==> flow/design.v <==
module floating_Mult(
    input               clk, 
    input               rst,
    input       [31:0]  OperandA,
    input       [31:0]  OperandB,
    input               in_valid,
    output              zero_exponent,  
    output              Exception,  
    output              NaN,  
    output reg          out_valid,
    output reg  [31:0]  out
);
    reg sign_out;
    reg normalize;  
    reg [7:0] Exponent_out;
    reg [22:0] Mantissa_out;
    reg [23:0] OperandA_reg, OperandB_reg;  
    reg [47:0] Mantissa_product;
    localparam BIAS = 127;
    always @(*) begin
        out = 32'b0;
        out_valid = 1'b0;
        sign_out = 1'b0;
        normalize = 1'b0;
        Exponent_out = 8'b0;
        Mantissa_out = 23'b0;
        OperandA_reg = 24'b0;
        OperandB_reg = 24'b0;
        Mantissa_product = 48'b0;
        if(~rst) begin
            out = 32'b0;
            out_valid = 1'b0;
        end
        else if(in_valid) begin 
            sign_out = OperandA[31] ^ OperandB[31];
       		OperandA_reg = (|OperandA[30:23]) ? {1'b1, OperandA[22:0]} : {1'b0, OperandA[22:0]};
            OperandB_reg = (|OperandB[30:23]) ? {1'b1, OperandB[22:0]} : {1'b0, OperandB[22:0]};
            Mantissa_product = OperandA_reg * OperandB_reg;
            normalize = Mantissa_product[47];  
            if(~normalize && ~zero_exponent) begin
      			Mantissa_product = Mantissa_product << 1 ;
      			Mantissa_out = Mantissa_product[46:24] + Mantissa_product[23] ;  
      			normalize = Mantissa_product[47];
      			Exponent_out = (OperandA[30:23] + OperandB[30:23] - BIAS);
    		end
  			else begin
  				Mantissa_out = Mantissa_product [46:24];  
  				Exponent_out = (OperandA[30:23] + OperandB[30:23] - BIAS) + normalize;
  			end
            if (zero_exponent) begin
                out = 32'b0;
                out_valid = 1'b1;
            end
            else if(NaN) begin
                out = {sign_out,8'b1111_1111, 23'b111_1111_1111_1111_1111_1111};
                out_valid = 1'b1;
            end
            else if(Exception) begin
                out = {sign_out,8'b1111_1111,23'b0};
                out_valid = 1'b1;
            end
            else if (normalize) begin
                out = {sign_out, Exponent_out, Mantissa_out};
                out_valid = 1'b1;
            end
        end
        else begin  
            out = 32'b0;
            out_valid = 1'b0;
        end
    end
    assign Exception = ( ( (&OperandA[30:23]) && (OperandA[22:0] == 0) )   || ( (&OperandB[30:23]) && (OperandB[22:0] == 0) ) ) ? 1'b1 : 1'b0;
    assign zero_exponent = ((OperandA[30:23] == 0) | (OperandB[30:23] == 0)) ? 1'b1 : 1'b0;
    assign NaN =( ( (OperandA[30:23] == 8'b1111_1111) && (OperandA [22:0] != 23'b0) ) || ( (OperandB[30:23] == 8'b1111_1111) && (OperandB [22:0] != 23'b0) ) ) ? 1 : 0; 
endmodule
module Adder(
    input               clk,
    input               rst,
    input       [31:0]  OperandA,
    input       [31:0]  OperandB,
    input               in_valid,
    output              Exception,  
    output              zero_exponent,
    output              NaN,
    output reg out_valid,
output reg [31:0] out
    );
reg signA;
reg [23:0] mantissaA;
reg [7:0] expA;
reg signB;
reg [23:0] mantissaB;
reg [7:0] expB, expB_new;
reg [24:0] mantissa_sum;
reg [23:0] mantissaB_shift;
reg sign_out;
reg [7:0] exp_out;
reg [22:0] mantissa_out;
reg [8:0] Diff_exponent;  
integer norm_i;
always @(*) begin
    out = 32'b0;
    out_valid = 1'b0;
    expB_new = 8'b0;
    mantissa_sum = 25'b0;
    mantissaB_shift = 24'b0;
    sign_out = 1'b0;
    exp_out = 8'b0;
    mantissa_out = 23'b0;
    Diff_exponent = 9'b0;
    signA = OperandA [31];
    expA = OperandA [30:23];
    mantissaA = (|OperandA[30:23]) ? {1'b1, OperandA[22:0]} : {1'b0, OperandA[22:0]};
    signB = OperandB [31];
    expB = OperandB [30:23];
    mantissaB = (|OperandB[30:23]) ? {1'b1, OperandB[22:0]} : {1'b0, OperandB[22:0]};
    if (~rst) begin
        out = 32'b0;
        out_valid = 1'b0;
    end
    else if(in_valid) begin
       if (expA < expB) begin
            {signA, expA, mantissaA, signB, expB, mantissaB} = {signB, expB, mantissaB, signA, expA, mantissaA};
        end
        Diff_exponent = expA - expB ;
        expB_new = expB + Diff_exponent ;
        mantissaB_shift = (Diff_exponent > 0) ? mantissaB >> Diff_exponent : mantissaB ;
        exp_out = expA;
        if(signA == signB) begin
            mantissa_sum = mantissaA + mantissaB_shift;
            sign_out = signA;
        end
        else begin
        if(mantissaA >= mantissaB_shift) begin
            mantissa_sum = mantissaA - mantissaB_shift;
            sign_out = signA;
        end
        else begin
            mantissa_sum = mantissaB_shift - mantissaA;
            sign_out = signB ;
        end
        end
        if(mantissa_sum[24]) begin
            mantissa_sum = mantissa_sum >> 1;  
            exp_out = exp_out + 1 ;
        end 
        for (norm_i = 0; norm_i < 24; norm_i = norm_i + 1)
            if (~ mantissa_sum[23] & (|mantissa_sum) )
            begin
            mantissa_sum = mantissa_sum << 1;
            exp_out = exp_out - 1;
            end
        mantissa_out = mantissa_sum[22:0];
         if(NaN) begin
            out = {sign_out,8'b1111_1111, 23'b111_1111_1111_1111_1111_1111};
            out_valid = 1'b1;
        end
        else if(Exception) begin
            out = {sign_out,8'b1111_1111,23'b0};
            out_valid = 1'b1;
        end
        else begin
            out = {sign_out, exp_out, mantissa_out};
            out_valid = 1'b1;
        end
    end
    else begin
        out_valid = 1'b0;
    end
end
assign NaN =( ( (OperandA[30:23] == 8'b1111_1111) && (OperandA [22:0] != 23'b0) ) || ( (OperandB[30:23] == 8'b1111_1111) && (OperandB [22:0] != 23'b0) ) ) ? 1 : 0;
assign Exception = ( ( (&OperandA[30:23]) && (OperandA[22:0] == 0) )   || ( (&OperandB[30:23]) && (OperandB[22:0] == 0) ) ) ? 1'b1 : 1'b0;
endmodule 
module Accumulator(
    input               clk, 
    input               rst,
    input    [31:0]     IN1,
    input               in_valid,
    input [7:0]         kernel_size,
    output reg [31:0]   Accumulator,
    output reg              output_valid
    );
wire [31:0] out;
wire [15:0] counter_tmp;
reg  [15:0] counter ;
assign counter_tmp = kernel_size*kernel_size;
always @(posedge clk or negedge rst) begin
    if(~rst) begin
        Accumulator <= 0;
        output_valid <= 0;
        counter <= 0;
    end
    else if (in_valid) begin
      counter <= counter + 1 ;
        if (counter == counter_tmp-1)
          begin
            counter <= 0;
            output_valid <= 1;
            Accumulator <= (counter == 0) ? IN1 : out;  
          end
        else if (counter == 0)begin
          Accumulator <= IN1;  
          output_valid <= 0;
        end
       else
         begin
        Accumulator <= out;
        output_valid <= 0;
         end
    end
    else begin
      Accumulator <= Accumulator;  
      output_valid <= 0;
      end
end
        Adder add_inst(
            .clk(clk),
            .rst(rst),
            .OperandA(IN1),
            .OperandB(Accumulator),
            .in_valid(in_valid),
            .Exception(),
            .zero_exponent(),
            .NaN(),
            .out_valid(),
            .out(out)
        );
endmodule 
module conv_mac (
    input         clk,
    input         rst,           
    input         in_valid,
    input  [31:0] OperandA,      
    input  [31:0] OperandB,      
    input  [7:0]  kernel_size,
    output        out_valid,
    output [31:0] result
);
wire        acc_en;
wire [31:0] mult_result;
floating_Mult multiplier(
    .clk(clk),
    .rst(rst),
    .OperandA(OperandA),
    .OperandB(OperandB),
    .in_valid(in_valid),
    .zero_exponent(),
    .Exception(),
    .NaN(),
    .out_valid(acc_en),
    .out(mult_result)
);
Accumulator accumulator(
    .clk(clk),
    .rst(rst),
    .IN1(mult_result),
    .in_valid(acc_en),
    .Accumulator(result),
    .output_valid(out_valid),
    .kernel_size(kernel_size)
);
endmodule
Step by step through the tools: conv_mac --
Tool output for the design above before and after an edit, in the order of the flow. "original" refers to lines of the RTL above, "edited" to lines of the edited file. "difference" is "edited" less "original", of the values as shown; "relative change" is that difference over "original", in percent. Operators carry their Yosys type and port widths (W data, S select, Z words). Library cell names are shortened. Not given: n/a
Design: top conv_mac, clock clk, cell library sky130hd, corner tt_025C_1v80

The edit --
The edit as a unified diff against the file above. The edited RTL no longer does the same as the RTL above: the edit was made by script, with no optimisation intended.
begin of diff
@@ -235,6 +235,10 @@
     input  [7:0]  kernel_size,
     output        out_valid,
-    output [31:0] result
-);
+    output [31:0] result_ext
+);
+wire [31:0] result;
+reg [31:0] result_s1;
+always @(posedge clk) result_s1 <= result;
+assign result_ext = result_s1;
 wire        acc_en;
 wire [31:0] mult_result;
end of diff

After elaboration --
Counts by Yosys on the flattened word-level netlist (proc, flatten, opt, wreduce; memories kept). Register bits leave out memories and registers merged into their read ports (data or address). Print and check cells are left out. Cells with the same type and inputs are merged into one.
Bit counts:
- bits in registers | original 49, edited 81, difference +32, relative change +65.31%
- bits of input ports | original 75, edited 75, difference 0, relative change 0.00%
- output and inout bits | original 33, edited 33, difference 0, relative change 0.00%
- cells after elaboration | original 362, edited 363, difference +1, relative change +0.28%
Operators by class:
- add/sub/neg operators | original 35, edited 35, difference 0, relative change 0.00%
- multipliers | original 2, edited 2, difference 0, relative change 0.00%
- magnitude comparators | original 3, edited 3, difference 0, relative change 0.00%
- eq/ne operators | original 6, edited 6, difference 0, relative change 0.00%
- shifts and indexed selects | original 1, edited 1, difference 0, relative change 0.00%
- muxes and demuxes | original 204, edited 204, difference 0, relative change 0.00%
- bitwise logic cells | original 52, edited 52, difference 0, relative change 0.00%
- reductions and logical operators | original 56, edited 56, difference 0, relative change 0.00%
Operator kinds equal on both sides are left out: 41.

Logic depth --
Depth = most cells in a row (Yosys ltp): at word level without a register or memory, in the mapped netlist without a sequential cell, where the memories' decode and read muxes count.
Depth:
- word-level depth | original 151, edited 151, difference 0, relative change 0.00%
- ABC_AREA | original 0, edited 0
- mapped depth | original 155, edited 150, difference -5, relative change -3.23%
- mapped depth without buffers | original 143, edited 143, difference 0, relative change 0.00%

Mapped cells and area --
Yosys stat after the flow's synthesis: flattened, memories mapped to cells. It holds for the ABC_AREA given above (unset counts as 0); a run with the other value may have another netlist.
Cell types:
- nor2_1 | original 414, edited 368, difference -46, relative change -11.11%
- nand2_1 | original 825, edited 782, difference -43, relative change -5.21%
- dfxtp_1 | original 0, edited 32, difference +32
- nand3_1 | original 127, edited 148, difference +21, relative change +16.54%
- nand2b_1 | original 51, edited 30, difference -21, relative change -41.18%
- nor2b_1 | original 44, edited 24, difference -20, relative change -45.45%
- o221ai_1 | original 4, edited 24, difference +20, relative change +500.00%
- o21ai_0 | original 245, edited 226, difference -19, relative change -7.76%
- o31ai_1 | original 31, edited 50, difference +19, relative change +61.29%
- buf_4 | original 5, edited 22, difference +17, relative change +340.00%
- nor3_1 | original 120, edited 136, difference +16, relative change +13.33%
- a31oi_1 | original 52, edited 37, difference -15, relative change -28.85%
- mux2i_1 | original 118, edited 104, difference -14, relative change -11.86%
- o211ai_1 | original 56, edited 42, difference -14, relative change -25.00%
- xnor2_1 | original 175, edited 163, difference -12, relative change -6.86%
- o221a_2 | original 0, edited 11, difference +11
- buf_2 | original 42, edited 32, difference -10, relative change -23.81%
- a221o_1 | original 10, edited 20, difference +10, relative change +100.00%
Cell types equal on both sides are left out: 21. Not every row of either side is listed.
Synthesis totals:
- cell count | original 5809, edited 5702, difference -107, relative change -1.84%
- synthesis area (um^2) | original 42649.7, edited 42782.3, difference +132.6, relative change +0.31%
- sequential part of the area (um^2) | original 1226.2, edited 1866.8, difference +640.6, relative change +52.24%
- flip-flop cells | original 49, edited 81, difference +32, relative change +65.31%
- buffer cells | original 318, edited 320, difference +2, relative change +0.63%
The figures by module come from a second, unflattened synthesis with its own total; it is not the netlist above.
Unflattened totals:
- cell total of the unflattened synthesis | original 5507, edited 5589, difference +82, relative change +1.49%
- area total of the unflattened synthesis (um^2) | original 41765.1, edited 42618.4, difference +853.3, relative change +2.04%
Each row is one instance without its submodules.
By module, original:
- floating_Mult | times used 1, cells 2466, area 20577.2 um^2, sequential area 0.0 um^2
- Adder | times used 1, cells 2529, area 16594.7 um^2, sequential area 0.0 um^2
- Accumulator | times used 1, cells 512, area 4593.2 um^2, sequential area 1226.2 um^2
- conv_mac | times used 1, cells 0, area 0.0 um^2, sequential area 0.0 um^2
By module, edited:
- floating_Mult | times used 1, cells 2516, area 20789.9 um^2, sequential area 0.0 um^2
- Adder | times used 1, cells 2529, area 16594.7 um^2, sequential area 0.0 um^2
- Accumulator | times used 1, cells 512, area 4593.2 um^2, sequential area 1226.2 um^2
- conv_mac | times used 1, cells 32, area 640.6 um^2, sequential area 640.6 um^2

Worst setup path after synthesis --
Source: OpenSTA report_checks on the synthesized netlist (no wires, ideal clock, input and output delay 20% of the period each), path of least setup slack; recovery checks are left aside. Register names are those of the netlist, which keeps one name where synthesis merged equal registers.
Timing path after synthesis:
- path kind | original input to register, edited input to register
- start point | original in OperandB[3], edited in OperandB[3]
- end point | original reg accumulator.Accumulator[29], edited reg accumulator.Accumulator[29]
- period (ns) | original 44.0, edited 44.0, difference 0.0, relative change 0.00%
- input delay (ns) | original 8.800, edited 8.800, difference 0.000, relative change 0.00%
- library setup time (ns) | original 0.127, edited 0.137, difference +0.010
- time at the first pin (ns) | original 8.800, edited 8.800, difference 0.000, relative change 0.00%
- arrival time (ns) | original 36.318, edited 36.096, difference -0.222, relative change -0.61%
- data required time (ns) | original 43.873, edited 43.863, difference -0.010, relative change -0.02%
- path slack (ns) | original 7.555, edited 7.768, difference +0.213
- path delay (ns) | original 27.645, edited 27.433, difference -0.212, relative change -0.77%
- stages | original 147, edited 139, difference -8, relative change -5.44%
- path buffers | original 14, edited 8, difference -6, relative change -42.86%
- period reached after synthesis (ns) | original 36.445, edited 36.232, difference -0.213, relative change -0.58%
"path delay" is the arrival time less input delay plus setup time. "stages" counts driving pins, that of a launching flip-flop among them; a cell with two outputs on the path counts twice. "period reached after synthesis" = period - worst setup slack (recovery checks aside). The figure is calculated, with input and output delays left at 20% of the set period. The rows between start and end are the longest chain of elaborated cells between them; the timing report does not say that the signal goes this way. Where chains are equally long, one stands for them. Each line given opens the expression or statement behind the cell; cells for indexed reads and writes are added by Yosys, which also makes memories of some case tables. At most two assigning lines are given for a register; there are more.
Between the ends, after synthesis, original: cells stage by stage clkbuf_1 clkbuf_1 nand2_1 fa_1 inv_1 fa_1 fa_1 inv_1 fa_1 inv_1 fa_1 inv_1 fa_1 inv_1 fa_1 ha_1 nand4_1 nor2_1 (+111 left out) ha_1 nand3_1 a21bo_2 ha_1 mux2_2 ha_1 mux2_2 ha_1 mux2_2 ha_1 mux2_2 ha_1 nand2_1 nor2_1 nand2_1 a2111oi_0 a211o_1 o21ai_1, cells in the longest elaborated chain 150, elaborated cells on any way between the ends 321, those cells by class 31 x add/sub; 1 x mul; 3 x compare; 2 x eq/ne; 1 x shift; 195 x mux; 49 x logic; 39 x reduce/logical
Ends and longest elaborated chain, after synthesis, original:
- start: declaration | line 234 | input  [31:0] OperandB,
- $mux W24 | line 37 | OperandB_reg = (|OperandB[30:23]) ? {1'b1, OperandB[22:0]} : {1'b0, OperandB[22:0]};
- $mul A24 B24 Y48 | line 38
- $not A1 Y1 | line 40 | if(~normalize && ~zero_exponent) begin
- $logic_and A1 B1 Y1 | line 40
- $mux W1 | line 40
- $mux W1 | line 34 | else if(in_valid) begin
- $mux W1 | line 30 | if(~rst) begin
- (+136 left out)
- $not A1 Y1 | line 148 | if (~ mantissa_sum[23] & (|mantissa_sum) )
- $and A1 B1 Y1 | line 148
- $mux W8 | line 148
- $mux W31 | line 158 | else if(Exception) begin
- $mux W31 | line 154 | if(NaN) begin
- $mux W32 | line 117 | if (~rst) begin
- $mux W32 | line 201 | else if (counter == 0)begin
- end: assignment | line 199 | Accumulator <= (counter == 0) ? IN1 : out;
- end: assignment | line 207 | Accumulator <= out;
- end: declaration | line 180 | output reg [31:0]   Accumulator,
Between the ends, after synthesis, edited: cells stage by stage clkbuf_1 clkbuf_1 nand2_1 fa_1 inv_1 fa_1 fa_1 inv_1 fa_1 inv_1 fa_1 inv_1 fa_1 inv_1 fa_1 ha_1 and3_1 nand4_1 (+103 left out) ha_1 mux2i_1 inv_1 ha_1 nand2_1 o21ai_0 ha_1 mux2_2 ha_1 nand2_1 nand2_1 ha_1 and3_1 o211ai_1 a21boi_1 xor2_1 a21oi_1 a2bb2oi_1, cells in the longest elaborated chain 150, elaborated cells on any way between the ends 321, those cells by class 31 x add/sub; 1 x mul; 3 x compare; 2 x eq/ne; 1 x shift; 195 x mux; 49 x logic; 39 x reduce/logical
Ends and longest elaborated chain, after synthesis, edited:
- start: declaration | line 234 | input  [31:0] OperandB,
- $mux W24 | line 37 | OperandB_reg = (|OperandB[30:23]) ? {1'b1, OperandB[22:0]} : {1'b0, OperandB[22:0]};
- $mul A24 B24 Y48 | line 38
- $not A1 Y1 | line 40 | if(~normalize && ~zero_exponent) begin
- $logic_and A1 B1 Y1 | line 40
- $mux W1 | line 40
- $mux W1 | line 34 | else if(in_valid) begin
- $mux W1 | line 30 | if(~rst) begin
- (+136 left out)
- $not A1 Y1 | line 148 | if (~ mantissa_sum[23] & (|mantissa_sum) )
- $and A1 B1 Y1 | line 148
- $mux W8 | line 148
- $mux W31 | line 158 | else if(Exception) begin
- $mux W31 | line 154 | if(NaN) begin
- $mux W32 | line 117 | if (~rst) begin
- $mux W32 | line 201 | else if (counter == 0)begin
- end: assignment | line 199 | Accumulator <= (counter == 0) ? IN1 : out;
- end: assignment | line 207 | Accumulator <= out;
- end: declaration | line 180 | output reg [31:0]   Accumulator,

Worst path after layout --
From the final timing report of each run of set A: the path of least setup slack in the routed layout; clock arrival at registers is part of the times.
Timing path post-layout:
- path kind | original input to register, edited input to register
- start point | original in OperandA[6], edited in OperandB[7]
- end point | original reg accumulator.Accumulator[29], edited reg accumulator.Accumulator[29]
- period (ns) | original 43.0, edited 43.0, difference 0.0, relative change 0.00%
- input delay (ns) | original 8.60, edited 8.60, difference 0.00, relative change 0.00%
- library setup time (ns) | original 0.12, edited 0.13, difference +0.01
- time at the first pin (ns) | original 8.60, edited 8.60, difference 0.00, relative change 0.00%
- arrival time (ns) | original 41.04, edited 41.39, difference +0.35, relative change +0.85%
- data required time (ns) | original 43.21, edited 43.24, difference +0.03, relative change +0.07%
- path slack (ns) | original 2.17, edited 1.86, difference -0.31
- stages | original 127, edited 124, difference -3, relative change -2.36%
- path buffers | original 8, edited 4, difference -4, relative change -50.00%
The rows between start and end are the longest chain of elaborated cells between them; the timing report does not say that the signal goes this way. Where chains are equally long, one stands for them. At most two assigning lines are given for a register; there are more.
Between the ends, post-layout, original: cells stage by stage clkdlybuf4s50_1 buf_4 and2_1 fa_1 fa_1 fa_1 fa_1 fa_1 inv_1 fa_1 inv_1 fa_1 ha_1 a21oi_1 o21ai_0 a21oi_1 o211ai_1 a311oi_1 (+91 left out) ha_1 nand3_1 a21bo_2 ha_1 mux2_2 ha_1 mux2_2 ha_1 mux2_2 ha_1 mux2_2 ha_1 nand2_1 nor2_1 nand2_1 a2111oi_0 a211o_1 o21ai_1, cells in the longest elaborated chain 150, elaborated cells on any way between the ends 321, those cells by class 31 x add/sub; 1 x mul; 3 x compare; 2 x eq/ne; 1 x shift; 195 x mux; 49 x logic; 39 x reduce/logical
Ends and longest elaborated chain, post-layout, original:
- start: declaration | line 233 | input  [31:0] OperandA,
- $mux W24 | line 36 | OperandA_reg = (|OperandA[30:23]) ? {1'b1, OperandA[22:0]} : {1'b0, OperandA[22:0]};
- $mul A24 B24 Y48 | line 38
- $not A1 Y1 | line 40 | if(~normalize && ~zero_exponent) begin
- $logic_and A1 B1 Y1 | line 40
- $mux W1 | line 40
- $mux W1 | line 34 | else if(in_valid) begin
- $mux W1 | line 30 | if(~rst) begin
- (+136 left out)
- $not A1 Y1 | line 148 | if (~ mantissa_sum[23] & (|mantissa_sum) )
- $and A1 B1 Y1 | line 148
- $mux W8 | line 148
- $mux W31 | line 158 | else if(Exception) begin
- $mux W31 | line 154 | if(NaN) begin
- $mux W32 | line 117 | if (~rst) begin
- $mux W32 | line 201 | else if (counter == 0)begin
- end: assignment | line 199 | Accumulator <= (counter == 0) ? IN1 : out;
- end: assignment | line 207 | Accumulator <= out;
- end: declaration | line 180 | output reg [31:0]   Accumulator,
Between the ends, post-layout, edited: cells stage by stage clkdlybuf4s50_1 buf_4 nand2_1 fa_1 inv_1 fa_1 fa_1 inv_1 fa_1 inv_1 fa_1 inv_1 fa_1 inv_1 fa_1 ha_1 and3_1 nand4_1 (+88 left out) ha_1 mux2i_1 inv_1 ha_1 nand2_1 o21ai_0 ha_1 mux2_2 ha_1 nand2_1 nand2_1 ha_1 and3_1 o211ai_1 a21boi_1 xor2_1 a21oi_1 a2bb2oi_1, cells in the longest elaborated chain 150, elaborated cells on any way between the ends 321, those cells by class 31 x add/sub; 1 x mul; 3 x compare; 2 x eq/ne; 1 x shift; 195 x mux; 49 x logic; 39 x reduce/logical
Ends and longest elaborated chain, post-layout, edited:
- start: declaration | line 234 | input  [31:0] OperandB,
- $mux W24 | line 37 | OperandB_reg = (|OperandB[30:23]) ? {1'b1, OperandB[22:0]} : {1'b0, OperandB[22:0]};
- $mul A24 B24 Y48 | line 38
- $not A1 Y1 | line 40 | if(~normalize && ~zero_exponent) begin
- $logic_and A1 B1 Y1 | line 40
- $mux W1 | line 40
- $mux W1 | line 34 | else if(in_valid) begin
- $mux W1 | line 30 | if(~rst) begin
- (+136 left out)
- $not A1 Y1 | line 148 | if (~ mantissa_sum[23] & (|mantissa_sum) )
- $and A1 B1 Y1 | line 148
- $mux W8 | line 148
- $mux W31 | line 158 | else if(Exception) begin
- $mux W31 | line 154 | if(NaN) begin
- $mux W32 | line 117 | if (~rst) begin
- $mux W32 | line 201 | else if (counter == 0)begin
- end: assignment | line 199 | Accumulator <= (counter == 0) ? IN1 : out;
- end: assignment | line 207 | Accumulator <= out;
- end: declaration | line 180 | output reg [31:0]   Accumulator,

Measured runs --
Both versions went through the flow (Yosys, OpenROAD) with the same settings in each pair. Constraints: input delay and output delay 20% of the set period each, output load 0.01 pF.
Flow settings, set A: CORE_UTILIZATION 40, period_ns 43.0, CAP_MARGIN 20, CORE_MARGIN 2, SLEW_MARGIN 20
Measured results, set A:
- synthesized cell area (um^2) | original 42649.7, edited 42782.3, difference +132.6, relative change +0.31%
- total die area (um^2) | original 109253.0, edited 109587.0, difference +334.0, relative change +0.31%
- std-cell area (final layout) (um^2) | original 45707.6, edited 45681.3, difference -26.3, relative change -0.06%
- lowest setup slack (ns) | original 2.169, edited 1.855, difference -0.314
- total negative slack on setup checks (ns) | original 0.000, edited 0.000, difference 0.000
- worst-case hold slack (ns) | original 0.584, edited 0.515, difference -0.069
Flow settings, set B: CORE_UTILIZATION 61, CTS_CLUSTER_DIAMETER 340, GPL_ROUTABILITY_DRIVEN 0, GPL_TIMING_DRIVEN 0, MAX_ROUTING_LAYER met5, SLEW_MARGIN 30, period_ns 33.2, CAP_MARGIN 20, CORE_MARGIN 2
Measured results, set B:
- synthesized cell area (um^2) | original 42649.7, edited 42782.3, difference +132.6, relative change +0.31%
- total die area (um^2) | original 72049.3, edited 72269.6, difference +220.3, relative change +0.31%
- std-cell area (final layout) (um^2) | original 52370.2, edited 49518.7, difference -2851.5, relative change -5.44%
- lowest setup slack (ns) | original -2.160, edited -1.657, difference +0.503
- total negative slack on setup checks (ns) | original -13.374, edited -10.076, difference +3.298
- worst-case hold slack (ns) | original 0.590, edited 0.538, difference -0.052
